==> flow/design.v <==
module alu (
    input  [18:0] a,
    input  [18:0] b,
    input  [4:0]  opcode,
    output reg [37:0] outau
);
always @(*) begin
    case (opcode)
        5'b00000: outau = {19'b0, a + b};         
        5'b00001: outau = {19'b0, a - b};         
        5'b00010: outau = a * b;                  
        5'b00011: outau = (b != 0) ? {19'b0, a / b} : 38'b0;  
        5'b00100: outau = {19'b0, a + 19'd1};     
        5'b00101: outau = {19'b0, a - 19'd1};     
        5'b00110: outau = {19'b0, a & b};         
        5'b00111: outau = {19'b0, a | b};         
        5'b01000: outau = {19'b0, a ^ b};         
        5'b01001: outau = {19'b0, ~a};            
        default : outau = 38'b0;                  
    endcase
end
endmodule
module program_counter (
    input clk,
    input rst,
    input pc_enable,
    input [1:0] pc_sel,            
    input [18:0] target_addr,      
    output reg [18:0] pc
);
always @(posedge clk or posedge rst) begin
    if (rst) begin
        pc <= 19'd0;
    end 
    else if (pc_enable) begin
        case (pc_sel)
            2'b00: pc <= pc + 1;         
            2'b01: pc <= target_addr;        
            2'b10: pc <= target_addr;        
            2'b11: pc <= target_addr;        
        endcase
    end
end
endmodule
module inst_reg (
    input clk,
    input load_IR,
    input [18:0] ins,               
    output reg [4:0] opcode,        
    output reg [3:0] rs1, rs2, rd,  
    output reg [13:0] addr_imm,     
    output reg [5:0] branch_offset  
);
    localparam OPC_ADD   = 5'd0,
               OPC_SUB   = 5'd1,
               OPC_MUL   = 5'd2,
               OPC_DIV   = 5'd3,
               OPC_INC   = 5'd4,
               OPC_DEC   = 5'd5,
               OPC_AND   = 5'd6,
               OPC_OR    = 5'd7,
               OPC_XOR   = 5'd8,
               OPC_NOT   = 5'd9,
               OPC_LD    = 5'd10,
               OPC_ST    = 5'd11,
               OPC_BEQ   = 5'd12,
               OPC_BNE   = 5'd13,
               OPC_JMP   = 5'd14,
               OPC_CALL  = 5'd15;
    always @(posedge clk) begin
        if (load_IR) begin
            opcode <= ins[18:14];
            rs1 <= 4'd0;
            rs2 <= 4'd0;
            rd <= 4'd0;
            addr_imm <= 14'd0;
            branch_offset <= 6'd0;
            case (ins[18:14])
                OPC_ADD, OPC_SUB, OPC_MUL, OPC_DIV,
                OPC_INC, OPC_DEC, OPC_AND, OPC_OR,
                OPC_XOR, OPC_NOT: begin
                    rs1 <= ins[13:10];
                    rs2 <= ins[9:6];
                    rd  <= ins[5:2];
                end
                OPC_LD, OPC_ST: begin
                    rs1 <= ins[13:10];             
                    rs2 <= ins[9:6];               
                    addr_imm <= {8'd0, ins[5:0]};  
                end
                OPC_BEQ, OPC_BNE: begin
                    rs1 <= ins[13:10];            
                    rs2 <= ins[9:6];              
                    branch_offset <= ins[5:0];    
                end
                OPC_JMP, OPC_CALL: begin
                    addr_imm <= ins[13:0];        
                end
                default: begin
                end
            endcase
        end
    end
endmodule
module reg_file (
    input clk,
    input rst,
    input reg_write,                  
    input [4:0] read_reg1,            
    input [4:0] read_reg2,            
    input [4:0] write_reg,            
    input [18:0] write_data,          
    output [18:0] read_data1,         
    output [18:0] read_data2          
);
    reg [18:0] registers [0:31];
    assign read_data1 = registers[read_reg1];
    assign read_data2 = registers[read_reg2];
    integer i;
    always @(posedge clk or posedge rst) begin
        if (rst) begin
            for (i = 0; i < 32; i = i + 1)
                registers[i] <= 19'd0;
        end else if (reg_write) begin
                        registers[write_reg] <= write_data;
        end
    end
endmodule
module control_unit (
    input clk, rst,
    input [4:0] opcode,                     	 
    input regs_equal,				 
    output reg mem_read,			 
    output reg mem_write,			 
    output reg reg_write,			 
    output reg load_IR,				 
    output reg pc_enable,			 
    output reg [4:0] ALU_op,			 
    output reg [1:0] pc_sel,			 
    output halted				 
);
    parameter FETCH = 3'b000, EXECUTE = 3'b001, MEMORY = 3'b010,
              WRITBK = 3'b011, CONTROL = 3'b100, HALT = 3'b101;
    reg [2:0] state, next_state;
    assign halted = (state == HALT);
    always @(posedge clk or posedge rst) begin
        if (rst)
            state <= FETCH;
        else
            state <= next_state;
    end
    always @(*) begin
        case (state)
            FETCH: next_state = EXECUTE;
            EXECUTE: begin
                case (opcode)
                    5'b01010, 5'b01011: next_state = MEMORY;   				 
                    5'b01100, 5'b01101, 5'b01110, 5'b01111: next_state = CONTROL;	 
                    5'b00000, 5'b00001, 5'b00010, 5'b00011, 5'b00100,
                    5'b00101, 5'b00110, 5'b00111, 5'b01000, 5'b01001: next_state = WRITBK;  
                    5'b11111: next_state = HALT;					 
                    default: next_state = FETCH;					 
                endcase
            end
            MEMORY: begin
                if (opcode == 5'b01010)
                    next_state = WRITBK;	  
                else
                    next_state = FETCH;  	 
            end
            WRITBK: next_state = FETCH;
            CONTROL: next_state = FETCH;
            HALT: next_state = HALT;
            default: next_state = FETCH;
        endcase
    end
    always @(*) begin
        mem_read = 0;
        mem_write = 0;
        reg_write = 0;
        load_IR = 0;
        pc_enable = 0;
        ALU_op = 5'b00000;
        pc_sel = 2'b00;
        case (state)
            FETCH: begin
                mem_read = 1;
                load_IR = 1;
                pc_enable = 1;
                pc_sel = 2'b00;
            end
            EXECUTE: begin
                ALU_op = opcode;
            end
            MEMORY: begin
                if (opcode == 5'b01010)
                    mem_read = 1;        
                else
                    mem_write = 1;       
            end
            WRITBK: begin
                ALU_op = opcode;
                if (opcode != 5'b01011)  
                    reg_write = 1;
            end
            CONTROL: begin
                case (opcode)
                    5'b01100: begin pc_enable = regs_equal;  pc_sel = 2'b01; end  
                    5'b01101: begin pc_enable = !regs_equal; pc_sel = 2'b01; end  
                    5'b01110, 5'b01111: begin pc_enable = 1; pc_sel = 2'b10; end  
                    default: ;
                endcase
            end
            default: ;
        endcase
    end
endmodule
module top_module (
    input clk,
    input rst,
    output [18:0] imem_addr,               
    input  [18:0] imem_rdata,              
    output [8:0]  dmem_addr,               
    input  [18:0] dmem_rdata,              
    output [18:0] dmem_wdata,              
    output        dmem_we,                 
    output        halt                     
);
    wire [4:0] opcode;
    wire [3:0] rs1, rs2, rd;
    wire [13:0] addr_imm;
    wire [5:0] branch_offset;
    wire [4:0] alu_opcode;
    wire [1:0] pc_sel;
    wire [18:0] reg_data1, reg_data2;
    wire [37:0] alu_result;
    wire mem_read, mem_write, reg_write, load_IR, pc_enable;
    wire [18:0] pc_value;
    wire [18:0] target_addr;
    reg [18:0] mem_read_data;
    always @(posedge clk) begin
        if (mem_read)
            mem_read_data <= dmem_rdata;
    end
    wire is_load = (opcode == 5'b01010);
    wire [3:0]  wb_reg  = is_load ? rs2 : rd;
    wire [18:0] wb_data = is_load ? mem_read_data : alu_result[18:0];
    wire [18:0] ea      = reg_data1 + {5'd0, addr_imm};
    assign imem_addr  = pc_value;
    assign dmem_addr  = ea[8:0];
    assign dmem_wdata = reg_data2;
    assign dmem_we    = mem_write;
    assign target_addr = (pc_sel == 2'b01) ? (pc_value + {{13{branch_offset[5]}}, branch_offset}) : {5'd0, addr_imm};
    program_counter PC (
        .clk(clk),
        .rst(rst),
        .pc_enable(pc_enable),
        .pc_sel(pc_sel),
        .target_addr(target_addr),
        .pc(pc_value)
    );
    inst_reg IR (
        .clk(clk),
        .load_IR(load_IR),
        .ins(imem_rdata),
        .opcode(opcode),
        .rs1(rs1),
        .rs2(rs2),
        .rd(rd),
        .addr_imm(addr_imm),
        .branch_offset(branch_offset)
    );
    control_unit CU (
        .clk(clk),
        .rst(rst),
        .opcode(opcode),
        .regs_equal(reg_data1 == reg_data2),
        .mem_read(mem_read),
        .mem_write(mem_write),
        .reg_write(reg_write),
        .load_IR(load_IR),
        .pc_enable(pc_enable),
        .ALU_op(alu_opcode),
        .pc_sel(pc_sel),
        .halted(halt)
    );
    reg_file RF (
        .clk(clk),
        .rst(rst),
        .reg_write(reg_write),
        .read_reg1({1'b0, rs1}),
        .read_reg2({1'b0, rs2}),
        .write_reg({1'b0, wb_reg}),
        .write_data(wb_data),
        .read_data1(reg_data1),
        .read_data2(reg_data2)
    );
    alu ALU (
        .a(reg_data1),
        .b(reg_data2),
        .opcode(alu_opcode),
        .outau(alu_result)
    );
endmodule
==> Step by step through the tools: top_module <==
The steps from the RTL of top_module to its reports follow in flow order.
Lines are those of the file above, counted from 1.
Operators carry their Yosys type and port widths (W data, S select, Z words).
Cell names lack the library's common part.
{ "setup": {"top": "top_module", "clk_port": "clk", "library": "sky130hd", "lib_corner": "tt_025C_1v80"} }

==> Word-level counts <==
Yosys after proc, flatten, opt, wreduce and memory -nomap, before mapping. Print and check cells are not counted. Equal cells are merged and count once.
Yosys's memory passes give these memory sizes; they may raise the number of words (mostly to a power of two), join words into wider ones and drop unused or constant bits.
{ "word_totals": {"out_inout_bits": 49, "clocked_rd_ports_x_width": 3, "n_memories": 1, "ff_bits": 382, "romBits": 96} }
{ "memory_table": {"columns": ["memory", "words", "word_bits", "read_ports", "write_ports", "line", "source"], "rows": [
  ["(no name shown)", 32, 3, 1, 0, 156, "case (opcode)"]
]} }
{ "classes": {"n_div": 1, "n_mul": 1, "logic": 4, "muxes": 24, "reduce_logical": 34, "add_sub_neg": 7, "eq_ne": 84} }
{ "ops": {"columns": ["op", "count"], "rows": [
  ["$pmux W19 S16", 2],
  ["$div A19 B19 Y19", 1],
  ["$mul A19 B19 Y19", 1],
  ["$pmux W19 S10", 1],
  ["$eq A4 B4 Y1 const B", 24],
  ["$eq A5 B4 Y1 const B", 15],
  ["$mux W19", 3],
  ["$eq A4 B3 Y1 const B", 12],
  ["$eq A5 B3 Y1 const B", 8],
  ["$add A19 B1 Y19 const B", 2],
  ["$add A19 B19 Y19", 2],
  ["$pmux W19 S2", 1],
  ["$reduce_and A2 Y1", 16],
  ["$pmux W14 S2", 1],
  ["$logic_not A5 Y1", 5],
  ["$eq A4 B2 Y1 const B", 6],
  ["$eq A5 B2 Y1 const B", 4],
  ["$sub A19 B1 Y19 const B", 1],
  ["$sub A19 B19 Y19", 1],
  ["$eq A19 B19 Y1", 1],
  ["$and A19 B19 Y19", 1],
  ["$or A19 B19 Y19", 1],
  ["$xor A19 B19 Y19", 1],
  ["$not A19 Y19", 1],
  ["$reduce_bool A19 Y1", 1],
  ["$reduce_or A14 Y1", 1],
  ["$reduce_or A2 Y1", 6],
  ["$eq A4 B1 Y1 const B", 3]
]} }
Other operator kinds: 21; their cells: 33.

==> Logic depth <==
Longest topological path by Yosys (ltp), each cell counted once; first at word level (registers and memories cut), then after technology mapping (sequential cells cut; the memories' decode and read muxes count).
{ "logic_depth": {"depth_word": 7, "abc_area": 0, "mapped_depth": 216} }

==> Netlist <==
The flow's flattened synthesis, as Yosys stat reports it; memories are mapped. The netlist is that of the ABC_AREA named above (0 if unset); the other value can give another one.
{ "synth_totals": {"ff_cells": 385, "cells": 4796, "yosys_area_um2": 39684.3, "sequential_area_um2": 9899.5} }
{ "by_type": {"columns": ["cell", "count", "area_total_um2"], "rows": [
  ["dfrtp_1", 326, 8.16E+03],
  ["ha_1", 358, 4.48E+03],
  ["fa_1", 127, 2.54E+03],
  ["a21oi_1", 383, 1.92E+03],
  ["nand2_1", 462, 1.73E+03],
  ["o21ai_0", 344, 1.72E+03],
  ["edfxtp_1", 56, 1.68E+03],
  ["nor2_1", 445, 1.67E+03],
  ["inv_1", 297, 1.11E+03],
  ["mux2_2", 96, 1.08E+03],
  ["xnor2_1", 111, 972.182],
  ["mux2i_1", 73, 730.701],
  ["o21a_1", 88, 660.634],
  ["nor3_1", 125, 625.6],
  ["clkbuf_1", 163, 611.837],
  ["xor2_1", 65, 569.296],
  ["a22oi_1", 70, 525.504],
  ["a21o_1", 65, 487.968]
]} }
Not listed: further types 93, cells in them 1142.
The figures by module come from a second, unflattened synthesis with its own total; it is not the netlist above.
{ "hier_totals": {"cells_unflattened": 6372, "hier_area_um2": 60255.3} }
Each row is one instance without its submodules.
{ "by_module": {"columns": ["module", "cells", "instances", "mod_area_um2"], "rows": [
  ["reg_file", 2680, 1, 31043.5],
  ["alu", 3141, 1, 23680.2],
  ["top_module", 279, 1, 2539.9],
  ["inst_reg", 74, 1, 1380.1],
  ["program_counter", 154, 1, 1267.5],
  ["control_unit", 44, 1, 344.1]
]} }

==> Timing after synthesis <==
Path of least setup slack by OpenSTA after synthesis, without wires, with an ideal clock, recovery checks aside; 20% of the period is set as input and as output delay. Where synthesis merged equal registers, the netlist keeps one of their names.
{ "synth_timing": {"path_type": "reg-to-reg", "startpoint": "register IR.rs2[0]", "endpoint": "register RF.registers[9][0]", "setup_slack_ns": -3.331, "required_time_ns": 38.364, "launch_ns": 0.000, "delay_ns": 41.831, "path_buffers": 20, "stages": 198, "setup_time_ns": 0.136, "arrival_time_ns": 41.695, "clock_period_ns": 38.5, "period_less_setup_slack_ns": 41.831} }
"delay_ns" is the arrival time less input delay plus setup time.
"stages" counts driving pins, that of a launching flip-flop among them; a cell with two outputs on the path counts twice.
"period_less_setup_slack_ns" is the clock period less the worst setup slack; recovery checks do not enter. This is arithmetic on one report: input and output delays are still those of the set period (20% each).
Between the ends stands the longest chain of elaborated cells between them, by number of cells; it is not shown to be the way that was timed. Of several equally long chains one is given.
A line is the first line of the expression or statement that the cell stems from. Yosys adds cells for indexed reads and writes and turns some case tables into memories.
A register here has more assigning lines than the two given.
{ "synth_via": {"path_cell_list": "edfxtp_1 -> buf_4 -> buf_6 -> buf_4 -> buf_4 -> buf_2 -> buf_2 -> mux2_2 -> nand2_1 -> o21ai_0 -> o32ai_1 -> clkbuf_1 -> ha_1 -> nor2_1 -> nor3_1 -> nand3_1 -> nor3_1 -> or2_2 -> [162 not listed] -> o21ai_1 -> clkbuf_1 -> mux2_2 -> ha_1 -> o21a_1 -> o21a_1 -> o21a_1 -> o21ai_0 -> nand2b_1 -> a21oi_1 -> o21a_1 -> o21ai_0 -> a2111oi_0 -> o21a_1 -> o221ai_1 -> a22oi_1 -> buf_2 -> o21ai_0", "elab_chain_len": 6} }
{ "synth_rtl": {"columns": ["element", "line", "source"], "rows": [
  ["from (decl)", 50, "output reg [3:0] rs1, rs2, rd,"],
  ["from (assign)", 83, "rs2 <= ins[9:6];"],
  ["from (assign)", 88, "rs2 <= ins[9:6];"],
  ["$eq A4 B4 Y1", 118, "assign read_data2 = registers[read_reg2];"],
  ["$pmux W19 S16", 118, null],
  ["$div A19 B19 Y19", 12, "5'b00011: outau = (b != 0) ? {19'b0, a / b} : 38'b0;"],
  ["$mux W19", 12, null],
  ["$pmux W19 S10", 8, "case (opcode)"],
  ["$mux W19", 247, "wire [18:0] wb_data = is_load ? mem_read_data : alu_result[18:0];"],
  ["to (assign)", 123, "registers[i] <= 19'd0;"],
  ["to (assign)", 125, "registers[write_reg] <= write_data;"],
  ["to (decl)", 116, "reg [18:0] registers [0:31];"]
]} }

==> Timing after layout <==
Path of least setup slack in the final report of run A (OpenROAD, finished layout, wires in). Where an end is a register, its clock arrival counts in the times.
{ "layout_timing": {"path_type": "reg-to-reg", "startpoint": "register IR.rs1[2]", "endpoint": "register RF.registers[8][0]", "path_buffers": 13, "required_time_ns": 39.65, "setup_slack_ns": 2.01, "setup_time_ns": 0.16, "stages": 198, "arrival_time_ns": 37.64, "clock_period_ns": 39.2, "launch_ns": 0.58} }
Between the ends stands the longest chain of elaborated cells between them, by number of cells; it is not shown to be the way that was timed. Of several equally long chains one is given.
A register here has more assigning lines than the two given.
{ "layout_via": {"path_cell_list": "edfxtp_1 -> buf_4 -> mux2_2 -> a22oi_1 -> nor2_1 -> a31oi_1 -> nor2_1 -> o32a_4 -> ha_4 -> nor2_1 -> nor3_2 -> nand3_2 -> nor3_2 -> or2_4 -> ha_4 -> o21a_1 -> nor2_2 -> nor2_2 -> [162 not listed] -> o21ai_2 -> ha_1 -> nor2b_4 -> o21a_1 -> o21a_1 -> o21a_1 -> o21ai_1 -> nand2b_1 -> a21oi_1 -> o21a_1 -> o21ai_2 -> a2111oi_2 -> o21a_2 -> o221ai_4 -> a22oi_2 -> buf_6 -> buf_8 -> o21ai_0", "elab_chain_len": 6} }
{ "layout_rtl": {"columns": ["element", "line", "source"], "rows": [
  ["from (decl)", 50, "output reg [3:0] rs1, rs2, rd,"],
  ["from (assign)", 82, "rs1 <= ins[13:10];"],
  ["from (assign)", 87, "rs1 <= ins[13:10];"],
  ["$eq A4 B4 Y1", 117, "assign read_data1 = registers[read_reg1];"],
  ["$pmux W19 S16", 117, null],
  ["$div A19 B19 Y19", 12, "5'b00011: outau = (b != 0) ? {19'b0, a / b} : 38'b0;"],
  ["$mux W19", 12, null],
  ["$pmux W19 S10", 8, "case (opcode)"],
  ["$mux W19", 247, "wire [18:0] wb_data = is_load ? mem_read_data : alu_result[18:0];"],
  ["to (assign)", 123, "registers[i] <= 19'd0;"],
  ["to (assign)", 125, "registers[write_reg] <= write_data;"],
  ["to (decl)", 116, "reg [18:0] registers [0:31];"]
]} }

top_module through Yosys and OpenROAD on sky130hd: 2 stored runs, unordered, with their settings and measured results. The constraints put input and output delay at 20% of the set period each and load the outputs with 0.01 pF.
"achieved_clock_period_ns" means the clock period less the worst setup slack. The figure is calculated, with input and output delays left at 20% of the set period.
"critical_path_time_ns": the worst setup path's part of the clock period (all of it between registers, 20% less for each end at a port) less its slack. A launch clock that arrives late makes it longer, a capture clock that arrives late makes it shorter.

Run A
==> flow/run.sh <==
#!/bin/bash
# the make line also repeats the synthesis and layout settings of config.mk as NAME=value (left out here)
make -C /OpenROAD-flow-scripts/flow DESIGN_CONFIG=/design/flow/config.mk WORK_HOME=/design/flow/orfs CLKGATE_MAP_FILE= finish
==> flow/config.mk <==
export PLATFORM = sky130hd
export DESIGN_NAME = top_module
export DESIGN_NICKNAME = top_module
export VERILOG_FILES = /design/flow/design.v
export SDC_FILE = /design/flow/constraint.sdc
export NUM_CORES = 4
export LEC_CHECK = 0
export CAP_MARGIN = 20
export CELL_PAD_IN_SITES_GLOBAL_PLACEMENT = 2
export CORE_MARGIN = 2
export CORE_UTILIZATION = 40
export SETUP_SLACK_MARGIN = 1.32
export SLEW_MARGIN = 35
==> flow/constraint.sdc <==
create_clock -name core_clock -period 39.2 [get_ports {clk}]
set_input_delay 7.8400 -clock core_clock [delete_from_list [all_inputs] [get_ports {clk}]]
set_output_delay 7.8400 -clock core_clock [all_outputs]
set_load 0.01 [all_outputs]

==> results of run A, as JSON <==
{
  "yosys_chip_area_um2": 39684.3,
  "hold_ws_ns": 0.436,
  "critical_path_time_ns": 37.19,
  "critical_path_type": "reg-to-reg",
  "dieArea_um2": 101745.0,
  "achieved_clock_period_ns": 37.188,
  "fin_ws_ns": 2.012,
  "finish.stdcell_area_um2": 49281.0
}

Run B
==> flow/run.sh <==
#!/bin/bash
# the make line also repeats the synthesis and layout settings of config.mk as NAME=value (left out here)
make -C /OpenROAD-flow-scripts/flow DESIGN_CONFIG=/design/flow/config.mk WORK_HOME=/design/flow/orfs CLKGATE_MAP_FILE= finish
==> flow/config.mk <==
export PLATFORM = sky130hd
export DESIGN_NAME = top_module
export DESIGN_NICKNAME = top_module
export VERILOG_FILES = /design/flow/design.v
export SDC_FILE = /design/flow/constraint.sdc
export NUM_CORES = 4
export LEC_CHECK = 0
export ABC_AREA = 1
export CAP_MARGIN = 20
export CELL_PAD_IN_SITES_GLOBAL_PLACEMENT = 2
export CORE_MARGIN = 7
export CORE_UTILIZATION = 72
export CTS_CLUSTER_SIZE = 96
export GPL_ROUTABILITY_DRIVEN = 0
export MAX_ROUTING_LAYER = met4
export SETUP_SLACK_MARGIN = 1.32
export SLEW_MARGIN = 35
==> flow/constraint.sdc <==
create_clock -name core_clock -period 39.2 [get_ports {clk}]
set_input_delay 7.8400 -clock core_clock [delete_from_list [all_inputs] [get_ports {clk}]]
set_output_delay 7.8400 -clock core_clock [all_outputs]
set_load 0.01 [all_outputs]

==> results of run B, as JSON <==
{
  "outcome": "did not finish, placement stopped with GPL-0301"
}
